==> flow/design.v <==
`timescale 1ns/10ps
module  CONV(
	input				clk,
	input				reset,
	output logic		busy,	
	input				ready,	
	output logic [13:0]	iaddr,
	input  		 [7:0]	idata,	
	output logic		ioe,
	output logic		wen_L0,
	output logic		oe_L0,
	output logic [13:0]	addr_L0,
	output logic [11:0] w_data_L0,
	input  		 [11:0] r_data_L0,
	output logic 		wen_L1,
	output logic		oe_L1,
	output logic [11:0]	addr_L1,
	output logic [11:0]	w_data_L1,
	input  		 [11:0]	r_data_L1,
	output logic		oe_weight,
	output logic [15:0]	addr_weight,
	input  logic signed  [7:0]  r_data_weight,
	output logic		wen_L2,
	output logic [3:0]	addr_L2,
	output logic [31:0]	w_data_L2
	);
reg [1:0] fully_flag;
reg[3:0] i0,i4,i5,i6;
reg [3:0] state,next_state;
reg [11:0] data [0:8];
reg [15:0] zero_index,addr_index0,addr_index1,addr_index2,addr_index3,addr_index4,L0_index;
reg signed [31:0] data_fully;
parameter INIT=4'd0,ADDR1=4'd1,WAIT1=4'd2,DATA_i0=4'd3,LAYER0=4'd4,ADDR2=4'd5,LAYER1=4'd6,
		  LAYER1_1=4'd7,ADDR3=4'd8,WAIT3=4'd9,LAYER2=4'd10,LAYER2_1=4'd11,FINI=4'd12;
always @(posedge clk or posedge reset ) begin
  if(reset) state<=INIT;
  else state<=next_state;
end
always @(*) begin
	case (state)
		INIT:begin
			next_state=(ready)?ADDR1:INIT;	
		end 
		ADDR1:begin
			next_state=WAIT1;
		end
		WAIT1:begin
			next_state=(fully_flag==0)?DATA_i0:(fully_flag==1)?LAYER1:LAYER2;		   
		end
		DATA_i0:begin
			next_state=(i0>=8&&zero_index==0||i0>=7&&zero_index==127||i0>=5&&zero_index==16510||
			            i0>=4&&zero_index==16637||i0>=8&&zero_index%130==0&&zero_index!=0&&zero_index!=16510||
						i5>=7&&zero_index%130==127&&zero_index!=127&&zero_index!=16637||
						i6>=8&&zero_index>0&&zero_index<127||i4>=5&&zero_index>16510&&zero_index<16637||i4>=8)?LAYER0:ADDR1;	
		end
		LAYER0:begin
			next_state=(L0_index>=16383)?ADDR2:ADDR1;
		end
		ADDR2:begin
			next_state=WAIT1;
		end
		LAYER1:begin
			next_state=(i0>=3)?LAYER1_1:ADDR2;
		end
		LAYER1_1:begin
			next_state=(addr_index1>=4095)?ADDR3:ADDR2;
		end
		ADDR3:begin
			next_state=WAIT1;
		end
		LAYER2:begin
			next_state=(addr_index2>=4095)?LAYER2_1:ADDR3;
		end
		LAYER2_1:begin
			next_state=(addr_index4>=9)?FINI:ADDR3;
		end
		FINI:begin
			next_state=INIT;
		end
		default: next_state=INIT;
	endcase
end
always @(posedge clk) begin
	case (state)
		INIT:begin
			zero_index<=16'h0;
			i0<=4'h4;
			i4<=4'h0;
			i5<=4'h0;
			i6<=4'h3;
			addr_index0<=0;
			addr_index1<=126;
			addr_index2<=0;
			addr_index3<=16128;
			addr_index4<=0;
			L0_index<=0;
			wen_L0<=0;
			ioe<=0;
			busy<=0;
			data_fully<=0;
			fully_flag<=0;
			wen_L1<=0;
			wen_L2<=0;
			oe_L0<=0;
			oe_L1<=0;
			oe_weight<=0;
		end 
		ADDR1:begin
			wen_L0<=0;
            ioe<=1;
			if (zero_index==0) begin
				if (i0==4) iaddr<=14'h0;
				else if (i0==5) iaddr<=14'h1; 
				else if (i0==7) iaddr<=14'h80;
				else iaddr<=14'h81;	
			end
			else if (zero_index==127) begin
				if (i0==3) iaddr<=14'h7E;
				else if (i0==4) iaddr<=14'h7F; 
				else if (i0==6) iaddr<=14'hFE;
				else iaddr<=14'hFF;	
			end
			else if (zero_index==16510) begin
				if (i0==1) iaddr<=14'h3F00;
				else if (i0==2) iaddr<=14'h3F01; 
				else if (i0==4) iaddr<=14'h3F80;
				else iaddr<=14'h3F81;		
			end
			else if (zero_index==16637) begin
				if (i0==0) iaddr<=14'h3F7E;
				else if (i0==1) iaddr<=14'h3F7F; 
				else if (i0==3) iaddr<=14'h3FFE;
				else iaddr<=14'h3FFF;		
			end
			else if (zero_index%130==0&&zero_index!=0&&zero_index!=16510) begin
				if (i0==1) iaddr<=addr_index0;
				else if (i0==2) iaddr<=addr_index0+1; 
				else if (i0==4) iaddr<=addr_index0+128;
				else if (i0==5) iaddr<=addr_index0+129;
				else if (i0==7) iaddr<=addr_index0+256;
				else iaddr<=addr_index0+257;
			end
			else if (zero_index%130==127&&zero_index!=127&&zero_index!=16637) begin
				if (i5==0) iaddr<=addr_index1;
				else if (i5==1) iaddr<=addr_index1+1; 
				else if (i5==3) iaddr<=addr_index1+128;
				else if (i5==4) iaddr<=addr_index1+129;
				else if (i5==6) iaddr<=addr_index1+256;
				else iaddr<=addr_index1+257;	
			end
			else if (zero_index>0&&zero_index<127) begin
				if (i6==3) iaddr<=addr_index2;
				else if (i6==4) iaddr<=addr_index2+1; 
				else if (i6==5) iaddr<=addr_index2+2;
				else if (i6==6) iaddr<=addr_index2+128;
				else if (i6==7) iaddr<=addr_index2+129;
				else iaddr<=addr_index2+130;	
			end
			else if (zero_index>16510&&zero_index<16637) begin
				if (i4==0) iaddr<=addr_index3;
				else if (i4==1) iaddr<=addr_index3+1; 
				else if (i4==2) iaddr<=addr_index3+2;
				else if (i4==3) iaddr<=addr_index3+128;
				else if (i4==4) iaddr<=addr_index3+129;
				else iaddr<=addr_index3+130;
			end
			else begin
				if (i4==0) iaddr<=addr_index4;
				else if (i4==1) iaddr<=addr_index4+1; 
				else if (i4==2) iaddr<=addr_index4+2;
				else if (i4==3) iaddr<=addr_index4+128;
				else if (i4==4) iaddr<=addr_index4+129;
				else if (i4==5) iaddr<=addr_index4+130;
				else if (i4==6) iaddr<=addr_index4+256;
				else if (i4==7) iaddr<=addr_index4+257;
				else iaddr<=addr_index4+258;	
			end
		end
		DATA_i0:begin
			if (zero_index==0) begin
				data[0]<=8'h0;
			    data[1]<=8'h0;
			    data[2]<=8'h0;
			    data[3]<=8'h0;
			    data[6]<=8'h0;
                data[i0]<=idata;
			    i0<=(i0==5)?i0+2:i0+1;	
			end
			else if (zero_index==127) begin
				data[0]<=8'h0;
			    data[1]<=8'h0;
			    data[2]<=8'h0;
			    data[5]<=8'h0;
			    data[8]<=8'h0;
                data[i0]<=idata;
			    i0<=(i0==4)?i0+2:i0+1;		
			end
			else if (zero_index==16510) begin
			    data[0]<=8'h0;
			    data[3]<=8'h0;
			    data[6]<=8'h0;
			    data[7]<=8'h0;
			    data[8]<=8'h0;
                data[i0]<=idata;
			    i0<=(i0==2)?i0+2:i0+1;	
			end
			else if (zero_index==16637) begin
				data[2]<=8'h0;
			    data[5]<=8'h0;
			    data[6]<=8'h0;
			    data[7]<=8'h0;
			    data[8]<=8'h0;
                data[i0]<=idata;
			    i0<=(i0==1)?i0+2:i0+1;
			end
			else if (zero_index%130==0&&zero_index!=0&&zero_index!=16510) begin
			   data[0]<=8'h0;
               data[3]<=8'h0;
               data[6]<=8'h0;
               data[i0]<=idata;
               i0<=(i0%3==2)?i0+2:i0+1;	
			end
			else if (zero_index%130==127&&zero_index!=127&&zero_index!=16637) begin
			    data[2]<=8'h0;
			    data[5]<=8'h0;
			    data[8]<=8'h0;
			    data[i5]<=idata;
			    i5<=(i5%3==1)?i5+2:i5+1;
			end
			else if (zero_index>0&&zero_index<127) begin
				data[0]<=8'h0;
                data[1]<=8'h0;
                data[2]<=8'h0;
                data[i6]<=idata;
                i6<=i6+1;
			end
			else if ((zero_index>16510&&zero_index<16637)) begin
				data[6]<=8'h0;
			    data[7]<=8'h0;
			    data[8]<=8'h0;
			    data[i4]<=idata;
			    i4<=i4+1;
			end
			else begin
				data[i4]<=idata;
			    i4<=i4+1;
			end	
		end
		LAYER0:begin
			if (i0>=8&&zero_index==0) begin
				i0<=3;
				zero_index<=zero_index+1;
			end
			else if (i0>=7&&zero_index==127) begin
				i0<=1;
				zero_index<=zero_index+3;
			end
			else if (i0>=5&&zero_index==16510) begin
				i0<=0;
				zero_index<=zero_index+1;
			end
			else if (i0>=4&&zero_index==16637) begin
				i0<=0;
				zero_index<=zero_index+1;
				addr_index0<=0;
				addr_index1<=0;
				addr_index2<=0;
				addr_index3<=0;
				addr_index4<=0;
			end
			else if (i0>=8&&zero_index%130==0&&zero_index!=0&&zero_index!=16510) begin
				i0<=0;
				zero_index<=zero_index+1;
				addr_index0<=addr_index0+128;
			end
			else if (i5>=7&&zero_index%130==127&&zero_index!=127&&zero_index!=16637) begin
				i5<=0;
				zero_index<=zero_index+3;
				addr_index1<=addr_index1+128;
			end
			else if (i6>=8&&zero_index>0&&zero_index<127) begin
				i6<=0;
				zero_index<=zero_index+1;
				addr_index2<=addr_index2+1;
			end
			else if (i4>=5&&zero_index>16510&&zero_index<16637) begin
				i4<=0;
				zero_index<=zero_index+1;
				addr_index3<=addr_index3+1;
			end
			else begin
				i4<=0;
				zero_index<=zero_index+1;
				addr_index4<=(addr_index4%128==125)?addr_index4+3:addr_index4+1;
			end
		    ioe<=0;
			wen_L0<=1;
			L0_index<=L0_index+1;
			addr_L0<=L0_index;
            w_data_L0<=($signed(-(data[0]<<1)+data[2]+data[4]+(data[5]<<1)+
                       data[6]+(data[7]<<1)-((data[8]<<1)+data[8]))>0)?$signed(-(data[0]<<1)+data[2]+data[4]+(data[5]<<1)+
                       data[6]+(data[7]<<1)-((data[8]<<1)+data[8])):0;
		end
        ADDR2:begin
			fully_flag<=1;
			wen_L0<=0;
			wen_L1<=0;
			oe_L0<=1;
			if(i0==0) addr_L0<=addr_index0;
			else if (i0==1) addr_L0<=addr_index0+1;
			else if (i0==2) addr_L0<=addr_index0+128;
            else addr_L0<=addr_index0+129;			
		end
		LAYER1:begin
			data[i0]<=r_data_L0;
			i0<=i0+1;
		end
		LAYER1_1:begin
			i0<=0;
			addr_index0<=(addr_index0%128==126)?addr_index0+130:addr_index0+2;
            wen_L1<=1;
			oe_L0<=0;
			addr_L1<=addr_index1;
			addr_index1<=addr_index1+1;
			w_data_L1<=(data[0]>=data[1]&&data[0]>=data[2]&&data[0]>=data[3])?data[0]:
			           (data[1]>=data[2]&&data[1]>=data[3]&&data[1]>=data[0])?data[1]:
					   (data[2]>=data[3]&&data[2]>=data[1]&&data[2]>=data[0])?data[2]:
					   (data[3]>=data[0]&&data[3]>=data[2]&&data[3]>=data[1])?data[3]:0;
		end
		ADDR3:begin
			fully_flag<=2;
			wen_L1<=0;
			wen_L2<=0;
			oe_L1<=1;
			oe_weight<=1;
			addr_L1<=addr_index2;
            addr_weight<=addr_index3;
		end
		LAYER2:begin
			data_fully<=$signed(r_data_L1)*r_data_weight+data_fully;
			addr_index2<=addr_index2+1;
			addr_index3<=addr_index3+1;
		end
		LAYER2_1:begin
			addr_index2<=0;
			oe_L1<=0;
			oe_weight<=0;
			wen_L2<=1;
			addr_L2<=addr_index4;
			w_data_L2<=(data_fully>0)?data_fully:data_fully>>>16;
			addr_index4<=addr_index4+1;
			data_fully<=32'b0;
		end
		FINI:begin
			busy<=1;
		end
		default; 
	endcase
end
endmodule
======== Reports on CONV ========
What the tools print for CONV, step after step.
Lines are those of the file above, counted from 1.
Operators: Yosys type, input widths -> output width; for muxes data width and select width s.
Cell names lack the library's common part.
The mark -- stands for no value.
set-up
  top module .............................. CONV
  clock port .............................. clk
  standard-cell library ................... sky130hd
  timing corner ........................... tt_025C_1v80

======== Elaborated design ========
Yosys after proc, flatten, opt, wreduce and memory -nomap, before mapping. Memory bits, and registers merged into a memory's read port (data or address), are not among the register bits. Print and check cells are not counted.
Yosys's memory passes give these memory sizes; they may raise the number of words (mostly to a power of two), join words into wider ones and drop unused or constant bits.
word-level totals
  memories kept ........................... 1
  register bits after elaboration ......... 289
  cells after elaboration ................. 744
  memory bits (writable) .................. 192
  output and inout bits ................... 124
  input port bits ......................... 43
memory list
  name  words  bits a word  RTL line  RTL
  data  16     12           30        reg [11:0] data [0:8];
cells by class
  reduce/logical cells .................... 82
  order comparisons ....................... 31
  $add $sub $neg .......................... 49
  equal/unequal tests ..................... 103
  $mul .................................... 1
  divide/modulo/power cells ............... 3
  mux-type cells .......................... 339
  bitwise gates (word level) .............. 106
operators with widths
  kind                   number
  $mux 12                80
  $mux 16                42
  $mux 14                39
  $mux 4                 77
  $mod 16x8->32 const B  1
  $pmux 16 s3            5
  $reduce_or 192->1      1
  $mux 192               1
  $mul 12x8->20          1
  $add 14x8->14 const B  11
  $ge 12x12->1           12
  $mod 4x2->32 const B   2
  $eq 4x4->1 const A     29
  $add 14x9->14 const B  7
  $add 16x1->16 const B  6
  $add 12x12->12         6
  $eq 4x3->1 const B     18
  $pmux 32 s2            1
  $pmux 16 s2            2
  $mux 8                 8
  $mux 1                 62
  $and 1x1->1            48
  $add 16x2->16 const B  3
  $add 16x8->16 const B  3
  $add 14x2->14 const B  3
  $reduce_or 12->1       3
  $ne 2x2->1 const B     18
  $pmux 4 s9             1
Not listed: further kinds 64, cells in them 224.

======== Depth ========
Yosys ltp: most cells in a row. Word level: on the elaborated netlist, between registers, memories and ports. Mapped: between sequential cells and ports; inverters and the memories' decode and read muxes count.
logic depth
  depth in word-level cells ............... 17
  ABC_AREA ................................ 0
  gate-level depth with buffers ........... 57
  gate-level depth less buffers ........... 48

======== Netlist ========
The flow's flattened synthesis, as Yosys stat reports it; memories are mapped. The netlist is that of the ABC_AREA named above (0 if unset); the other value can give another one.
The area totals of this step are shown rounded.
cell types
  cell type  number  total area (µm²)
  edfxtp_1   316     9.49E+03
  fa_1       208     4.16E+03
  ha_1       218     2.73E+03
  a21oi_1    298     1491.43
  dfxtp_1    72      1.44E+03
  nor2_1     377     1.42E+03
  inv_1      367     1.38E+03
  xnor2_1    143     1.25E+03
  nand2_1    310     1.16E+03
  o21ai_0    204     1.02E+03
  nand3_1    149     745.715
  xor2_1     78      683.155
  clkbuf_1   172     645.619
  nand2b_1   86      538.016
  and2_1     69      431.664
  nor3_1     78      390.374
  mux2_2     34      382.867
  o211ai_1   47      352.838
Other cell types: 99; their cells: 844.
mapped netlist
  mapped area ............................. 36000 µm²
  flip-flop cells ......................... 400
  mapped cells ............................ 4070
  sequential part of the area ............. 11000 µm²
  buffer cells ............................ 203

======== Worst setup path after synthesis ========
Source: OpenSTA report_checks on the synthesized netlist (no wires, ideal clock, input and output delay 20% of the period each), path of least setup slack; recovery checks are left aside. Register names are those of the netlist, which keeps one name where synthesis merged equal registers.
timing post-synthesis
  path kind ............................... register -> register
  start ................................... register zero_index[12]
  end ..................................... register i0[0]
  period .................................. 13.0 ns
  arrival ................................. 12.262 ns
  path buffers ............................ 7
  setup time .............................. 0.272 ns
  stages .................................. 51
  delay of the path ....................... 12.534 ns
  required time ........................... 12.728 ns
  launch time at the first pin ............ 0.000 ns
  slack ................................... 0.467 ns
  period reached after synthesis .......... 12.533 ns
"delay of the path" is the arrival time less input delay plus setup time.
"stages" counts driving pins, that of a launching flip-flop among them; a cell with two outputs on the path counts twice.
"period reached after synthesis" = period - worst setup slack (recovery checks aside). The figure is calculated, with input and output delays left at 20% of the set period.
Between the ends stands the longest chain of elaborated cells between them, by number of cells; it is not shown to be the way that was timed. Of several equally long chains one is given.
A line is the first line of the expression or statement that the cell stems from. Yosys adds cells for indexed reads and writes and turns some case tables into memories.
At most two assigning lines are given for a register; there are more.
Ways into the end's enable are left out, as the timed path ends at the data pin.
on the way, post-synthesis
  path through ............................ edfxtp_1 -> clkbuf_1 -> or3_1 -> nor2_1 -> nand2_1 -> ha_1 -> nand2b_1 -> a22oi_1 -> a21oi_1 -> maj3_1 -> a22oi_2 -> nor3_1 -> xnor2_1 -> nor4b_1 -> or2_1 -> clkbuf_1 -> a21oi_2 -> o31a_1 -> [15 not listed] -> nand2_2 -> buf_2 -> clkbuf_1 -> buf_1 -> o21ai_0 -> ha_1 -> ha_1 -> inv_1 -> o21ai_1 -> a21oi_1 -> mux2i_1 -> o21ai_0 -> ha_1 -> a21oi_1 -> nand4b_1 -> a211oi_2 -> a2111oi_0 -> or4_1
  cells in the longest elaborated chain ... 11
  elaborated cells between the ends (all ways) .. 28
  those cells by class .................... div (1); eq/ne (4); mux (11); reduce/logical (12)
ends and longest elaborated chain, post-synthesis
  item                  RTL line  RTL
  from (decl)           31        reg [15:0] zero_index,addr_index0,addr_index1,addr_index2,addr_index3,addr_index4,L0_index;
  from (assign)         252       zero_index<=zero_index+1;
  from (assign)         256       zero_index<=zero_index+3;
  $mod 16x8->32         271       else if (i0>=8&&zero_index%130==0&&zero_index!=0&&zero_index!=16510) begin
  $logic_not 32->1      271
  $logic_and 1x1->1 x3  271
  $mux 4                271
  $mux 4                262       else if (i0>=4&&zero_index==16637) begin
  $mux 4                258       else if (i0>=5&&zero_index==16510) begin
  $mux 4                254       else if (i0>=7&&zero_index==127) begin
  $mux 4                250       if (i0>=8&&zero_index==0) begin
  $pmux 4 s5            84        case (state)
  to (assign)           187       i0<=(i0==5)?i0+2:i0+1;
  to (assign)           196       i0<=(i0==4)?i0+2:i0+1;
  to (decl)             28        reg[3:0] i0,i4,i5,i6;

======== Path in the finished layout ========
Path of least setup slack in the final report of flow run 1 (OpenROAD, finished layout, wires in). Where an end is a register, its clock arrival counts in the times.
timing post-layout
  path kind ............................... register -> register
  start ................................... register zero_index[14]
  end ..................................... register i0[0]
  required time ........................... 7.82 ns
  setup time .............................. 0.25 ns
  path buffers ............................ 4
  arrival ................................. 11.25 ns
  launch time at the first pin ............ 0.61 ns
  stages .................................. 46
  period .................................. 7.45 ns
  slack ................................... -3.43 ns
Between the ends stands the longest chain of elaborated cells between them, by number of cells; it is not shown to be the way that was timed. Of several equally long chains one is given.
At most two assigning lines are given for a register; there are more.
Ways into the end's enable are left out, as the timed path ends at the data pin.
on the way, post-layout
  path through ............................ edfxtp_1 -> or3_4 -> nor2_4 -> nand2_2 -> ha_4 -> nand2b_4 -> a22oi_2 -> buf_4 -> a211oi_4 -> xor2_2 -> nor3_4 -> or4_4 -> nor3_4 -> o221ai_2 -> or3_4 -> buf_6 -> a21oi_2 -> buf_6 -> [10 not listed] -> or3_1 -> or4_4 -> a221o_1 -> a2111oi_4 -> nand2_4 -> nand2_2 -> o21ai_2 -> ha_2 -> ha_4 -> buf_4 -> o211ai_1 -> o21ai_2 -> ha_4 -> a21oi_4 -> nand4b_1 -> a211oi_4 -> a2111oi_1 -> or4_1
  cells in the longest elaborated chain ... 11
  elaborated cells between the ends (all ways) .. 28
  those cells by class .................... div (1); eq/ne (4); mux (11); reduce/logical (12)
ends and longest elaborated chain, post-layout
  item                  RTL line  RTL
  from (decl)           31        reg [15:0] zero_index,addr_index0,addr_index1,addr_index2,addr_index3,addr_index4,L0_index;
  from (assign)         252       zero_index<=zero_index+1;
  from (assign)         256       zero_index<=zero_index+3;
  $mod 16x8->32         271       else if (i0>=8&&zero_index%130==0&&zero_index!=0&&zero_index!=16510) begin
  $logic_not 32->1      271
  $logic_and 1x1->1 x3  271
  $mux 4                271
  $mux 4                262       else if (i0>=4&&zero_index==16637) begin
  $mux 4                258       else if (i0>=5&&zero_index==16510) begin
  $mux 4                254       else if (i0>=7&&zero_index==127) begin
  $mux 4                250       if (i0>=8&&zero_index==0) begin
  $pmux 4 s5            84        case (state)
  to (assign)           187       i0<=(i0==5)?i0+2:i0+1;
  to (assign)           196       i0<=(i0==4)?i0+2:i0+1;
  to (decl)             28        reg[3:0] i0,i4,i5,i6;

==> runs of CONV <==
4 stored runs of CONV in the flow (synthesis by Yosys, layout by OpenROAD, sky130hd cells), in arbitrary order. Constraints: input delay and output delay 20% of the set period each, output load 0.01 pF.
"achieved clock period" = clock period - worst setup slack. The figure is calculated, with input and output delays left at 20% of the set period.
"allowed time less slack (worst setup path)" = time allowed to the worst setup path (clock period - input delay - output delay, where it has them) - its slack; a late launch clock adds to it, a late capture clock takes from it.
Values from the reports are rounded here.

======== flow run 1 ========
==> flow/run.sh <==
#!/bin/bash
# the make line also repeats the synthesis and layout settings of config.mk as NAME=value (left out here)
make -C /OpenROAD-flow-scripts/flow DESIGN_CONFIG=/design/flow/config.mk WORK_HOME=/design/flow/orfs CLKGATE_MAP_FILE= finish
==> flow/config.mk <==
export PLATFORM = sky130hd
export DESIGN_NAME = CONV
export DESIGN_NICKNAME = CONV
export VERILOG_FILES = /design/flow/design.v
export SDC_FILE = /design/flow/constraint.sdc
export NUM_CORES = 4
export LEC_CHECK = 0
export CAP_MARGIN = 20
export CORE_MARGIN = 2
export CORE_UTILIZATION = 40
export SLEW_MARGIN = 20
==> flow/constraint.sdc <==
create_clock -name core_clock -period 7.45 [get_ports {clk}]
set_input_delay 1.4900 -clock core_clock [delete_from_list [all_inputs] [get_ports {clk}]]
set_output_delay 1.4900 -clock core_clock [all_outputs]
set_load 0.01 [all_outputs]

-------- measured, flow run 1 --------
  allowed time less slack (worst setup path) .. 10.88 ns
  kind of the worst setup path ............ register -> register
  utilization after routing ............... 0.52
  summed negative setup slack ............. -650 ns
  achieved clock period ................... 10.881 ns
  worst setup slack after layout .......... -3.4 ns
  std-cell area (final layout) ............ 47000 µm²
  synthesis area .......................... 36000 µm²
  worst-case hold slack ................... 0.45 ns
  total die area .......................... 93000 µm²

======== flow run 2 ========
==> flow/run.sh <==
#!/bin/bash
# the make line also repeats the synthesis and layout settings of config.mk as NAME=value (left out here)
make -C /OpenROAD-flow-scripts/flow DESIGN_CONFIG=/design/flow/config.mk WORK_HOME=/design/flow/orfs CLKGATE_MAP_FILE= finish
==> flow/config.mk <==
export PLATFORM = sky130hd
export DESIGN_NAME = CONV
export DESIGN_NICKNAME = CONV
export VERILOG_FILES = /design/flow/design.v
export SDC_FILE = /design/flow/constraint.sdc
export NUM_CORES = 4
export LEC_CHECK = 0
export CAP_MARGIN = 15
export CELL_PAD_IN_SITES_DETAIL_PLACEMENT = 1
export CELL_PAD_IN_SITES_GLOBAL_PLACEMENT = 3
export CORE_MARGIN = 2
export CORE_UTILIZATION = 39
export CTS_CLUSTER_DIAMETER = 125
export CTS_CLUSTER_SIZE = 39
export GPL_ROUTABILITY_DRIVEN = 0
export GPL_TIMING_DRIVEN = 0
export MAX_ROUTING_LAYER = met4
export MIN_ROUTING_LAYER = met1
export PLACE_DENSITY_LB_ADDON = 0.28
export SLEW_MARGIN = 25
==> flow/constraint.sdc <==
create_clock -name core_clock -period 9.29 [get_ports {clk}]
set_input_delay 1.8580 -clock core_clock [delete_from_list [all_inputs] [get_ports {clk}]]
set_output_delay 1.8580 -clock core_clock [all_outputs]
set_load 0.01 [all_outputs]

-------- measured, flow run 2 --------
  allowed time less slack (worst setup path) .. 11.99 ns
  kind of the worst setup path ............ register -> register
  utilization after routing ............... 0.48
  summed negative setup slack ............. -400 ns
  achieved clock period ................... 11.990 ns
  worst setup slack after layout .......... -2.7 ns
  std-cell area (final layout) ............ 45000 µm²
  synthesis area .......................... 36000 µm²
  worst-case hold slack ................... 0.45 ns
  total die area .......................... 96000 µm²

======== flow run 3 ========
==> flow/run.sh <==
#!/bin/bash
# the make line also repeats the synthesis and layout settings of config.mk as NAME=value (left out here)
make -C /OpenROAD-flow-scripts/flow DESIGN_CONFIG=/design/flow/config.mk WORK_HOME=/design/flow/orfs CLKGATE_MAP_FILE= finish
==> flow/config.mk <==
export PLATFORM = sky130hd
export DESIGN_NAME = CONV
export DESIGN_NICKNAME = CONV
export VERILOG_FILES = /design/flow/design.v
export SDC_FILE = /design/flow/constraint.sdc
export NUM_CORES = 4
export LEC_CHECK = 0
export ABC_AREA = 0
export CAP_MARGIN = 20
export CELL_PAD_IN_SITES_DETAIL_PLACEMENT = 0
export CELL_PAD_IN_SITES_GLOBAL_PLACEMENT = 3
export CORE_MARGIN = 9
export CORE_UTILIZATION = 24
export CTS_CLUSTER_SIZE = 35
export GPL_TIMING_DRIVEN = 0
export PLACE_DENSITY_LB_ADDON = 0.2
export SETUP_SLACK_MARGIN = 2.38
export SLEW_MARGIN = 10
export TNS_END_PERCENT = 80
==> flow/constraint.sdc <==
create_clock -name core_clock -period 13.9 [get_ports {clk}]
set_input_delay 2.7800 -clock core_clock [delete_from_list [all_inputs] [get_ports {clk}]]
set_output_delay 2.7800 -clock core_clock [all_outputs]
set_load 0.01 [all_outputs]

-------- measured, flow run 3 --------
  allowed time less slack (worst setup path) .. 12.01 ns
  kind of the worst setup path ............ register -> register
  utilization after routing ............... 0.3
  summed negative setup slack ............. 0.000 ns
  achieved clock period ................... 12.012 ns
  worst setup slack after layout .......... 1.9 ns
  std-cell area (final layout) ............ 45000 µm²
  synthesis area .......................... 36000 µm²
  worst-case hold slack ................... 0.45 ns
  total die area .......................... 170000 µm²

======== flow run 4 ========
==> flow/run.sh <==
#!/bin/bash
# the make line also repeats the synthesis and layout settings of config.mk as NAME=value (left out here)
make -C /OpenROAD-flow-scripts/flow DESIGN_CONFIG=/design/flow/config.mk WORK_HOME=/design/flow/orfs CLKGATE_MAP_FILE= finish
==> flow/config.mk <==
export PLATFORM = sky130hd
export DESIGN_NAME = CONV
export DESIGN_NICKNAME = CONV
export VERILOG_FILES = /design/flow/design.v
export SDC_FILE = /design/flow/constraint.sdc
export NUM_CORES = 4
export LEC_CHECK = 0
export CAP_MARGIN = 20
export CELL_PAD_IN_SITES_DETAIL_PLACEMENT = 2
export CELL_PAD_IN_SITES_GLOBAL_PLACEMENT = 3
export CORE_MARGIN = 7
export CORE_UTILIZATION = 66
export CTS_CLUSTER_SIZE = 60
export GPL_ROUTABILITY_DRIVEN = 1
export GPL_TIMING_DRIVEN = 1
export MIN_ROUTING_LAYER = met2
export PLACE_DENSITY_LB_ADDON = 0.06
export SETUP_SLACK_MARGIN = 0.48
export SLEW_MARGIN = 20
==> flow/constraint.sdc <==
create_clock -name core_clock -period 9.13 [get_ports {clk}]
set_input_delay 1.8260 -clock core_clock [delete_from_list [all_inputs] [get_ports {clk}]]
set_output_delay 1.8260 -clock core_clock [all_outputs]
set_load 0.01 [all_outputs]

-------- flow run 4 --------
  no final report: placement broke off with FLW-0024
